==> flow/design.v <==
`timescale 1ns / 1ps
module frequency_divider
    # ( parameter
        freq = 1000
    )
    (
        input  wire clk100MHz,  
        input  wire rst,        
        output reg  clk_div,    
        output wire tick        
    );
    localparam LOOP_COUNTER_AT = 100_000_000 / freq / 2 ;
    reg [clog2(LOOP_COUNTER_AT)-1:0] count;
    always @( posedge(clk100MHz) )
    begin
        if(rst)
        begin : counter_reset
            count   <= 0;
            clk_div <= 1'b0;
        end
        else
        begin : counter_operate
            if (count == (LOOP_COUNTER_AT - 1))
            begin : counter_loop
                count   <= 0;
                clk_div <= ~clk_div;
            end
            else
            begin : counter_increment
                count   <= count + 1;
                clk_div <= clk_div;
            end
        end
    end
    assign tick = (count == (LOOP_COUNTER_AT - 1)) && !clk_div;
    function integer clog2(input integer number);
        begin
            clog2 = 0;
            while (number)
            begin
                clog2  = clog2 + 1;
                number = number >> 1;
            end
        end
    endfunction
endmodule
`timescale 1ns / 1ps
module clock_managment_unit(
    input wire clk,
    input wire rst,
    output wire clk_100MHz,
    output wire clk_40MHz,
    output wire clk_1KHz,
    output wire tick_40MHz,   
    output wire tick_1KHz     
    );
    frequency_divider 
    #(
        .freq(1000000)   
    )    
    my_1K_divider(
        .clk100MHz(clk),
        .rst(rst),
        .clk_div(clk_1KHz),
        .tick(tick_1KHz)
    );
    frequency_divider 
    #(
        .freq(40000000)
    )    
    my_40M_divider(
        .clk100MHz(clk),
        .rst(rst),
        .clk_div(clk_40MHz),
        .tick(tick_40MHz)
    );
     assign clk_100MHz =clk;
endmodule
`timescale 1ns / 1ps
module sensor_handler(
    input wire clk,
    input wire rst,
    input wire [3:0] sensors,
    output reg [10:0] position
    );
reg [10:0] position_nxt;
always @(posedge clk) begin
    if(rst)
        position <= 0;
    else 
        position <= position_nxt;
end
always @(*) begin
    case(sensors)
    4'b1001:    position_nxt = 500;
    4'b0111:    position_nxt = 1000;
    4'b0011:    position_nxt = 750;
    4'b1110:    position_nxt = 1;
    4'b1100:    position_nxt = 250;
    4'b1011:    position_nxt = 625;
    4'b1101:    position_nxt = 375;
    4'b0001:    position_nxt = 666;
    4'b1000:    position_nxt = 333;
    default:    position_nxt = 1023;    
endcase
end
endmodule
`timescale 1ns / 1ps
module pid(
    input wire clk,
    input wire en,   
    input wire rst,
    input wire [10:0] position,
    input wire kp_sw, ki_sw, kd_sw,  
    output reg [10:0] pid_output
    );
reg signed [10:0] error, error_nxt, error_sum, error_sum_nxt, error_dif, error_dif_nxt, error_prev;
reg signed [12:0] p, p_nxt, i, i_nxt, d, d_nxt;
reg signed [10:0] output_loaded_nxt, output_buf, output_buf_nxt;
localparam  
    K_P      = 1,
    K_P_DEN  = 2,
    K_I      = 5,
    K_I_DEN  = 100,
    K_D      = 1,
    K_D_DEN  = 200,
    TIME_DIV = 100;
always @(posedge clk) begin
    if(rst) begin
        error         <= 0;
        error_sum     <= 0;
        error_dif     <= 0;
        error_prev    <= 0;
        p             <= 0;
        i             <= 0;
        d             <= 0;
        output_buf    <= 0;
        pid_output    <= 0;
    end
    else if(en) begin 
        error         <= error_nxt;
        error_sum     <= error_sum_nxt;
        error_dif     <= error_dif_nxt;
        error_prev    <= error;
        p             <= p_nxt;
        i             <= i_nxt;
        d             <= d_nxt;
        output_buf    <= output_buf_nxt;
        pid_output    <= output_loaded_nxt;
    end
end
always @(*) begin
    error_nxt = 500 - position;
    error_sum_nxt = (error == 0) ? 0 : (error_sum + error);
    error_dif_nxt = error - error_prev;
    p_nxt = kp_sw ? (K_P * error)/K_P_DEN : 0;
    i_nxt = ki_sw ? (K_I * error_sum)/(TIME_DIV * K_I_DEN) : 0;
    d_nxt = kd_sw ? (K_D * error_dif * TIME_DIV)/K_D_DEN : 0;
    output_buf_nxt = p + i + d + 500;
    if(output_buf < 0) output_loaded_nxt = 0;
    else if(output_buf > 1000) output_loaded_nxt = 0;
    else output_loaded_nxt = output_buf;
end
endmodule
`timescale 1ns / 1ps
module servo_handler(
    input  wire clk,
    input  wire en,   
    input  wire rst,
    input  wire [10:0] pid_output,
    output reg  [7:0] servo_l,
    output reg  [7:0] servo_r
    );
reg [7:0] servo_l_nxt;
reg [7:0] servo_r_nxt;
reg [3:0] state,state_nxt;
reg [20:0] counter,counter_nxt;
reg [10:0] pid_buf;
localparam        
    idle              = 3'b000,
    turn_left         = 3'b001,
    turn_right        = 3'b010,
    stop              = 3'b111,
    servo_l_on        = 8'd157,
    servo_r_on        = 8'd137,
    servo_off         = 1'd0;
always @(posedge clk) begin
    if(rst) begin
        servo_l <=0;
        servo_r <=0;
        state   <=0;
        counter <=0;
        pid_buf <=0;
    end
    else if(en) begin
        servo_l <= servo_l_nxt;
        servo_r <= servo_r_nxt;
        state   <= state_nxt;
        counter <= counter_nxt;
        pid_buf <= pid_output;
    end
end
always @(*) begin
    servo_l_nxt = 0;
    servo_r_nxt = 0;
    counter_nxt = 0;
    case (state)
        idle: begin 
            counter_nxt=0;          
            if(pid_buf == 239) begin
                state_nxt =stop;
            end
            else if(pid_buf > 500) begin
                state_nxt=turn_left;
            end  
            else if(pid_buf < 500) begin
                state_nxt=turn_right;
            end
            else begin
                state_nxt=idle;
                servo_l_nxt = servo_l_on;
                servo_r_nxt = servo_r_on; 
            end    
        end      
        turn_right: begin
            counter_nxt=counter+1;
            servo_l_nxt = servo_l_on;
            servo_r_nxt =servo_off;
            if(counter >= pid_buf)
                state_nxt=idle;
            else
                state_nxt=turn_right;
        end
        turn_left: begin
            counter_nxt=counter+1;
            servo_l_nxt = servo_off;
            servo_r_nxt =servo_r_on;
            if(pid_buf < 500 || counter >= pid_buf - 500)
                state_nxt=idle;
            else
                state_nxt=turn_left;
        end
        stop: begin
            servo_l_nxt = servo_off;
            servo_r_nxt =servo_off;
            if(pid_buf == 239)
                state_nxt =stop;
            else 
                state_nxt=idle;
        end     
        default: state_nxt=idle;        
    endcase    
end
endmodule
`timescale 1ns / 1ps
module servo_to_PWM(
   input wire clk,
   input wire rst,
   input wire [7:0] servo_L,
   input wire [7:0] servo_R,
   output reg PWM_L,
   output reg PWM_R
   );
reg PWM_L_nxt;
reg PWM_R_nxt;
reg [19:0] counter,counter_nxt;
reg [20:0] servo_l_mul,servo_r_mul;
reg [7:0] servo_L_buf, servo_R_buf;
always@ (posedge clk) begin
   if(rst) begin
      counter <=0;
      PWM_L   <=0;
      PWM_R   <=0;
   end
   else begin
      counter <=counter_nxt;
      PWM_L   <=PWM_L_nxt;
      PWM_R   <=PWM_R_nxt;
   end
end 
always @* begin
   servo_l_mul =servo_L *1000;
   servo_r_mul =servo_R *1000;
   counter_nxt = counter+1;
   if(counter > 1000000) begin
      counter_nxt=0;
   end
   if(counter > servo_l_mul) begin
      PWM_L_nxt=0;
   end
   else begin
      PWM_L_nxt =1;
   end
   if(counter >servo_r_mul) begin
      PWM_R_nxt=0;
   end
   else begin
      PWM_R_nxt =1;
   end
end 
endmodule
`timescale 1ns / 1ps
module main(
    input wire clk,
    input wire rst,
    input wire [3:0] sensor,
    input wire [2:0] sw,
    output wire [1:0] servo
    );
wire [7:0] Servo_R;
wire [7:0] Servo_L;
wire clk_40MHz;
wire clk_1KHz;
wire clk_100MHz;
wire tick_40MHz;
wire tick_1KHz;
wire [10:0] pid_output, position;
servo_handler my_servo (
    .clk(clk_100MHz),
    .en(tick_1KHz),
    .rst(rst),
    .servo_l(Servo_L),
    .servo_r(Servo_R),
    .pid_output(pid_output)
);       
servo_to_PWM my_PWM(
    .clk(clk_100MHz),
    .rst(rst),
    .servo_L(Servo_L),
    .servo_R(Servo_R),
    .PWM_L(servo[0]),
    .PWM_R(servo[1])
);
clock_managment_unit my_clk(
.clk(clk),
.rst(rst),
.clk_100MHz(clk_100MHz),
.clk_40MHz(clk_40MHz),
.clk_1KHz(clk_1KHz),
.tick_40MHz(tick_40MHz),
.tick_1KHz(tick_1KHz)
);
pid my_pid(
    .kp_sw(sw[0]),
    .ki_sw(sw[1]),
    .kd_sw(sw[2]),
    .clk(clk_100MHz),
    .en(tick_40MHz),
    .rst(rst),
    .position(position),
    .pid_output(pid_output)
);
sensor_handler my_sensors(
    .clk(clk_100MHz),
    .rst(rst),
    .sensors(sensor),
    .position(position)
);
endmodule
# From RTL to reports: main
# Tool output for the design above, in the order of the flow.
# Lines are those of the file above, counted from 1.
# Cell names lack the library's common part.
# Not given: n/a
# inputs
top,main
clock_port,clk
lib,sky130hd
pvt_corner,tt_025C_1v80

# Word level
# Source: Yosys, flattened and elaborated, memories not mapped. Widths are those after wreduce. Registers that Yosys merges into a memory's read port (data or address) are not register bits. Print and check cells do not count. Equal cells are merged and count once.
# Memory sizes are those after Yosys's memory passes, which may raise the word count (mostly to a power of two), join words into wider ones and drop unused or constant bits.
# classes
n_logic,4
n_eq,5
mux,24
multipliers,4
n_addsub,12
compare,9
reduce_logical,11
div,2
# op_table
cell,n
divider 32 x 15 -> 32 bit with constant B,1
divider 32 x 9 -> 32 bit with constant B,1
multiplier 8 x 7 -> 15 bit with constant B,2
multiplier 11 x 6 -> 17 bit with constant B,1
two-way mux 11 bit,6
multiplier 4 x 11 -> 15 bit with constant A,1
two-way mux 8 bit,6
greater-than comparator 20 x 21 -> 1 bit,2
adder 11 bit,3
>= comparator 21 x 32 -> 1 bit,1
case mux 8 bit (select 2 bit),2
adder 21 x 1 -> 21 bit with constant B,1
>= comparator 21 x 11 -> 1 bit,1
two-way mux 21 bit,1
adder 20 x 1 -> 20 bit with constant B,1
greater-than comparator 20 bit with constant B,1
case mux 4 bit (select 4 bit),1
subtractor 11 x 9 -> 12 bit with constant B,1
adder 11 x 1 -> 11 bit,1
< comparator 11 x 1 -> 1 bit with constant B,1
adder 11 x 10 -> 11 bit with constant B,1
subtractor 11 bit,1
greater-than comparator 11 bit with constant B,1
== test 11 x 8 -> 1 bit with constant B,1
greater-than comparator 11 x 9 -> 1 bit with constant B,1
< comparator 11 x 9 -> 1 bit with constant B,1
zero test 11 bit,1
subtractor 9 x 11 -> 11 bit with constant A,1
# Other operator kinds: 17; their cells: 28.
# word_totals
ff_bits,193
in_bits,9
out_inout_bits,2
rom_bits,160
clocked_rd_ports_x_width,10
elab_cells,94
n_memories,1
# memory_table
memory,words,word_bits,rd,wr,line,source
(name not given),16,10,1,0,94,case(sensors)

# Longest topological paths
# Longest topological path by Yosys (ltp), each cell counted once; first at word level (registers and memories cut), then after technology mapping (sequential cells cut; the memories' decode and read muxes count).
# depth
ltp_word,5
ABC_AREA,0
depth_mapped,54
depth_no_buf,46

# Mapped cells and area
# Source: synth_stat.txt of the flow (Yosys; design flattened, memories mapped). It holds for the ABC_AREA given above (unset counts as 0); a run with the other value may have another netlist.
# synth_totals
yosys_area_um2,16559.6
buf_cells,79
ffs,176
seqArea_um2,3523.4
cell_count,2101
# by_type
type,n,type_area_um2
dfxtp_1,176,3.52E+03
ha_1,157,1.96E+03
xnor2_1,103,902.115
a21oi_1,170,850.816
nand2_1,212,795.763
nor2_1,208,780.749
xor2_1,65,569.296
fa_1,23,460.442
inv_1,104,390.374
nand3_1,68,340.326
o21ai_0,68,340.326
a22oi_1,43,322.81
nor3_1,54,270.259
a21o_1,35,262.752
clkbuf_1,60,225.216
a211oi_1,29,217.709
mux2i_1,21,210.202
o211ai_1,21,157.651
# Other cell types: 104; their cells: 484.
# By module: a second synthesis without flattening, with its own total; a netlist apart from the flattened one above.
# unflattened
hier_cells,2472
hier_area_um2,19985.4
# Rows give one instance, submodules left out.
# by_module
mod,cells,n_inst,area_um2,seq_area_um2
pid,1577,1,12109.1,1961.9
servo_to_PWM,488,1,4367.9,440.4
servo_handler,312,1,2625.0,760.7
sensor_handler,57,1,521.8,200.2
frequency_divider (freq=1000000),31,1,294.0,140.1
frequency_divider (freq=40000000),6,1,60.1,40.0
clock_managment_unit,1,1,7.5,0.0
main,0,1,0.0,0.0

# Timing after synthesis
# OpenSTA on the mapped netlist: ideal clock, no wires. The path of least setup slack (recovery checks aside). Input and output delay are each 20% of the period. Register names are those of the netlist, which keeps one name where synthesis merged equal registers.
# synth_path
path_type,reg2reg
start,reg my_pid.error_dif[2]
end,reg my_pid.d[10]
t_first_pin_ps,0
t_arrival_ps,11897
clock_period_ps,14000
delay_ps,12025
driving_pins,50
setup_time_ps,128
setup_slack_ps,1975
required_ps,13872
n_path_buf,3
period_less_setup_slack_ps,12025
# "delay_ps" is the arrival time less input delay plus setup time.
# "driving_pins": output pins that drive a net of the path, with the launching flip-flop's if there is one; two outputs of one cell count as two.
# "period_less_setup_slack_ps" is the clock period less the worst setup slack; recovery checks do not enter. This is arithmetic on one report: input and output delays are still those of the set period (20% each).
# The rows between start and end are the longest chain of elaborated cells between them; the timing report does not say that the signal goes this way. Where chains are equally long, one stands for them.
# A line is the first line of the expression or statement that the cell stems from. Yosys adds cells for indexed reads and writes and turns some case tables into memories.
# synth_between
cell_sequence,dfxtp_1 inv_1 ha_1 fa_1 ha_1 ha_1 fa_1 or4_4 nor3_2 o21a_2 or4b_1 o31ai_2 a22oi_2 o21ai_1 a32oi_2 o31a_2 o211a_1 a211o_1 [... 14 more ...] a21oi_2 mux2_2 o31ai_2 o211a_1 nand4b_1 a31oi_4 o21ai_2 mux2_4 a21oi_1 nor2_1 or2_2 a21oi_1 nor2_1 ha_1 a41oi_1 xnor2_1 a22oi_1 nor2_1
elab_chain_cells,3
cells_between,3
cone_lines,1
classes_between,mul (1); div (1); mux (1)
# synth_lines
item,line,source
from (decl),117,"reg signed [10:0] error, error_nxt, error_sum, error_sum_nxt, error_dif, error_dif_nxt, error_prev;"
from (assign),132,error_dif     <= 0;
from (assign),143,error_dif     <= error_dif_nxt;
multiplier 11 x 6 -> 17 bit,158,d_nxt = kd_sw ? (K_D * error_dif * TIME_DIV)/K_D_DEN : 0;
divider 32 x 9 -> 32 bit,158,
two-way mux 11 bit,158,
to (assign),136,d             <= 0;
to (assign),147,d             <= d_nxt;
to (decl),118,"reg signed [12:0] p, p_nxt, i, i_nxt, d, d_nxt;"

# Timing after layout
# Path of least setup slack in the final report of job 2 (OpenROAD, finished layout, wires in). Where an end is a register, its clock arrival counts in the times.
# The path's times are printed in steps of 10 ps; the period is the one set.
# layout_path
path_type,reg2reg
start,reg my_pid.error_dif[1]
end,reg my_pid.d[2]
n_path_buf,1
setup_time_ps,60
required_ps,13870
clock_period_ps,13500
t_arrival_ps,13130
t_first_pin_ps,430
setup_slack_ps,750
driving_pins,48
# The rows between start and end are the longest chain of elaborated cells between them; the timing report does not say that the signal goes this way. Where chains are equally long, one stands for them.
# layout_between
cell_sequence,dfxtp_2 inv_1 ha_1 fa_1 ha_1 ha_1 fa_1 or4_4 nor3_2 o21a_2 or4b_1 o31ai_2 a22oi_2 o21ai_4 a32oi_2 or3_1 o21ai_1 xor2_2 [... 12 more ...] o21a_1 a211o_2 nor3_1 o32ai_2 inv_1 a31oi_4 o21ai_4 mux2_4 a21oi_2 nor2_1 or2_2 a21oi_1 nor2_1 ha_1 nor2_1 xor2_1 a22oi_1 nor2_1
elab_chain_cells,3
cells_between,3
cone_lines,1
classes_between,mul (1); div (1); mux (1)
# layout_lines
item,line,source
from (decl),117,"reg signed [10:0] error, error_nxt, error_sum, error_sum_nxt, error_dif, error_dif_nxt, error_prev;"
from (assign),132,error_dif     <= 0;
from (assign),143,error_dif     <= error_dif_nxt;
multiplier 11 x 6 -> 17 bit,158,d_nxt = kd_sw ? (K_D * error_dif * TIME_DIV)/K_D_DEN : 0;
divider 32 x 9 -> 32 bit,158,
two-way mux 11 bit,158,
to (assign),136,d             <= 0;
to (assign),147,d             <= d_nxt;
to (decl),118,"reg signed [12:0] p, p_nxt, i, i_nxt, d, d_nxt;"

# Flow measurements of main on sky130hd: 3 stored runs with different settings, listed in no order. Input and output delays are each 20% of the period that was set; the output load is 0.01 pF.
# "worstPathTime_ps": the worst setup path's part of the clock period (all of it between registers, 20% less for each end at a port) less its slack. A launch clock that arrives late makes it longer, a capture clock that arrives late makes it shorter.
# "worstPathTime_ps" is known to 10 ps.
# Among the settings, -- means not set for that run.
# Among the results, -- means that no value is shown for the run.
setting or result,job 1,job 2,job 3
ABC_AREA,1,--,--
CAP_MARGIN,35,20,20
CELL_PAD_IN_SITES_DETAIL_PLACEMENT,2,--,0
CORE_ASPECT_RATIO,0.6,--,1.92
CORE_UTILIZATION,67,35,40
CTS_CLUSTER_DIAMETER,24,--,--
CTS_CLUSTER_SIZE,78,--,--
GPL_TIMING_DRIVEN,0,--,--
HOLD_SLACK_MARGIN,-0.0,--,--
MAX_ROUTING_LAYER,met5,--,met5
MIN_ROUTING_LAYER,met2,--,met2
PLACE_DENSITY_LB_ADDON,0.27,--,0.13
SETUP_SLACK_MARGIN,2.74,--,--
SLEW_MARGIN,35,20,20
TNS_END_PERCENT,35,--,100
period_ns,10.6,13.5,14.0
CORE_MARGIN,2,2,2
CELL_PAD_IN_SITES_GLOBAL_PLACEMENT,--,--,2
ys_area_um2,--,16559.6,16559.6
dieArea_um2,--,49068.9,43130.4
cell_area_final_um2,--,18645.4,19010.7
fin_ws_ps,--,748,318
tns_ps,--,0,0
worstPathTime_ps,--,12750,13680
timing.worst_path_kind,--,reg2reg,reg2reg
# Job 1: unfinished; error DPL-0033 in placement
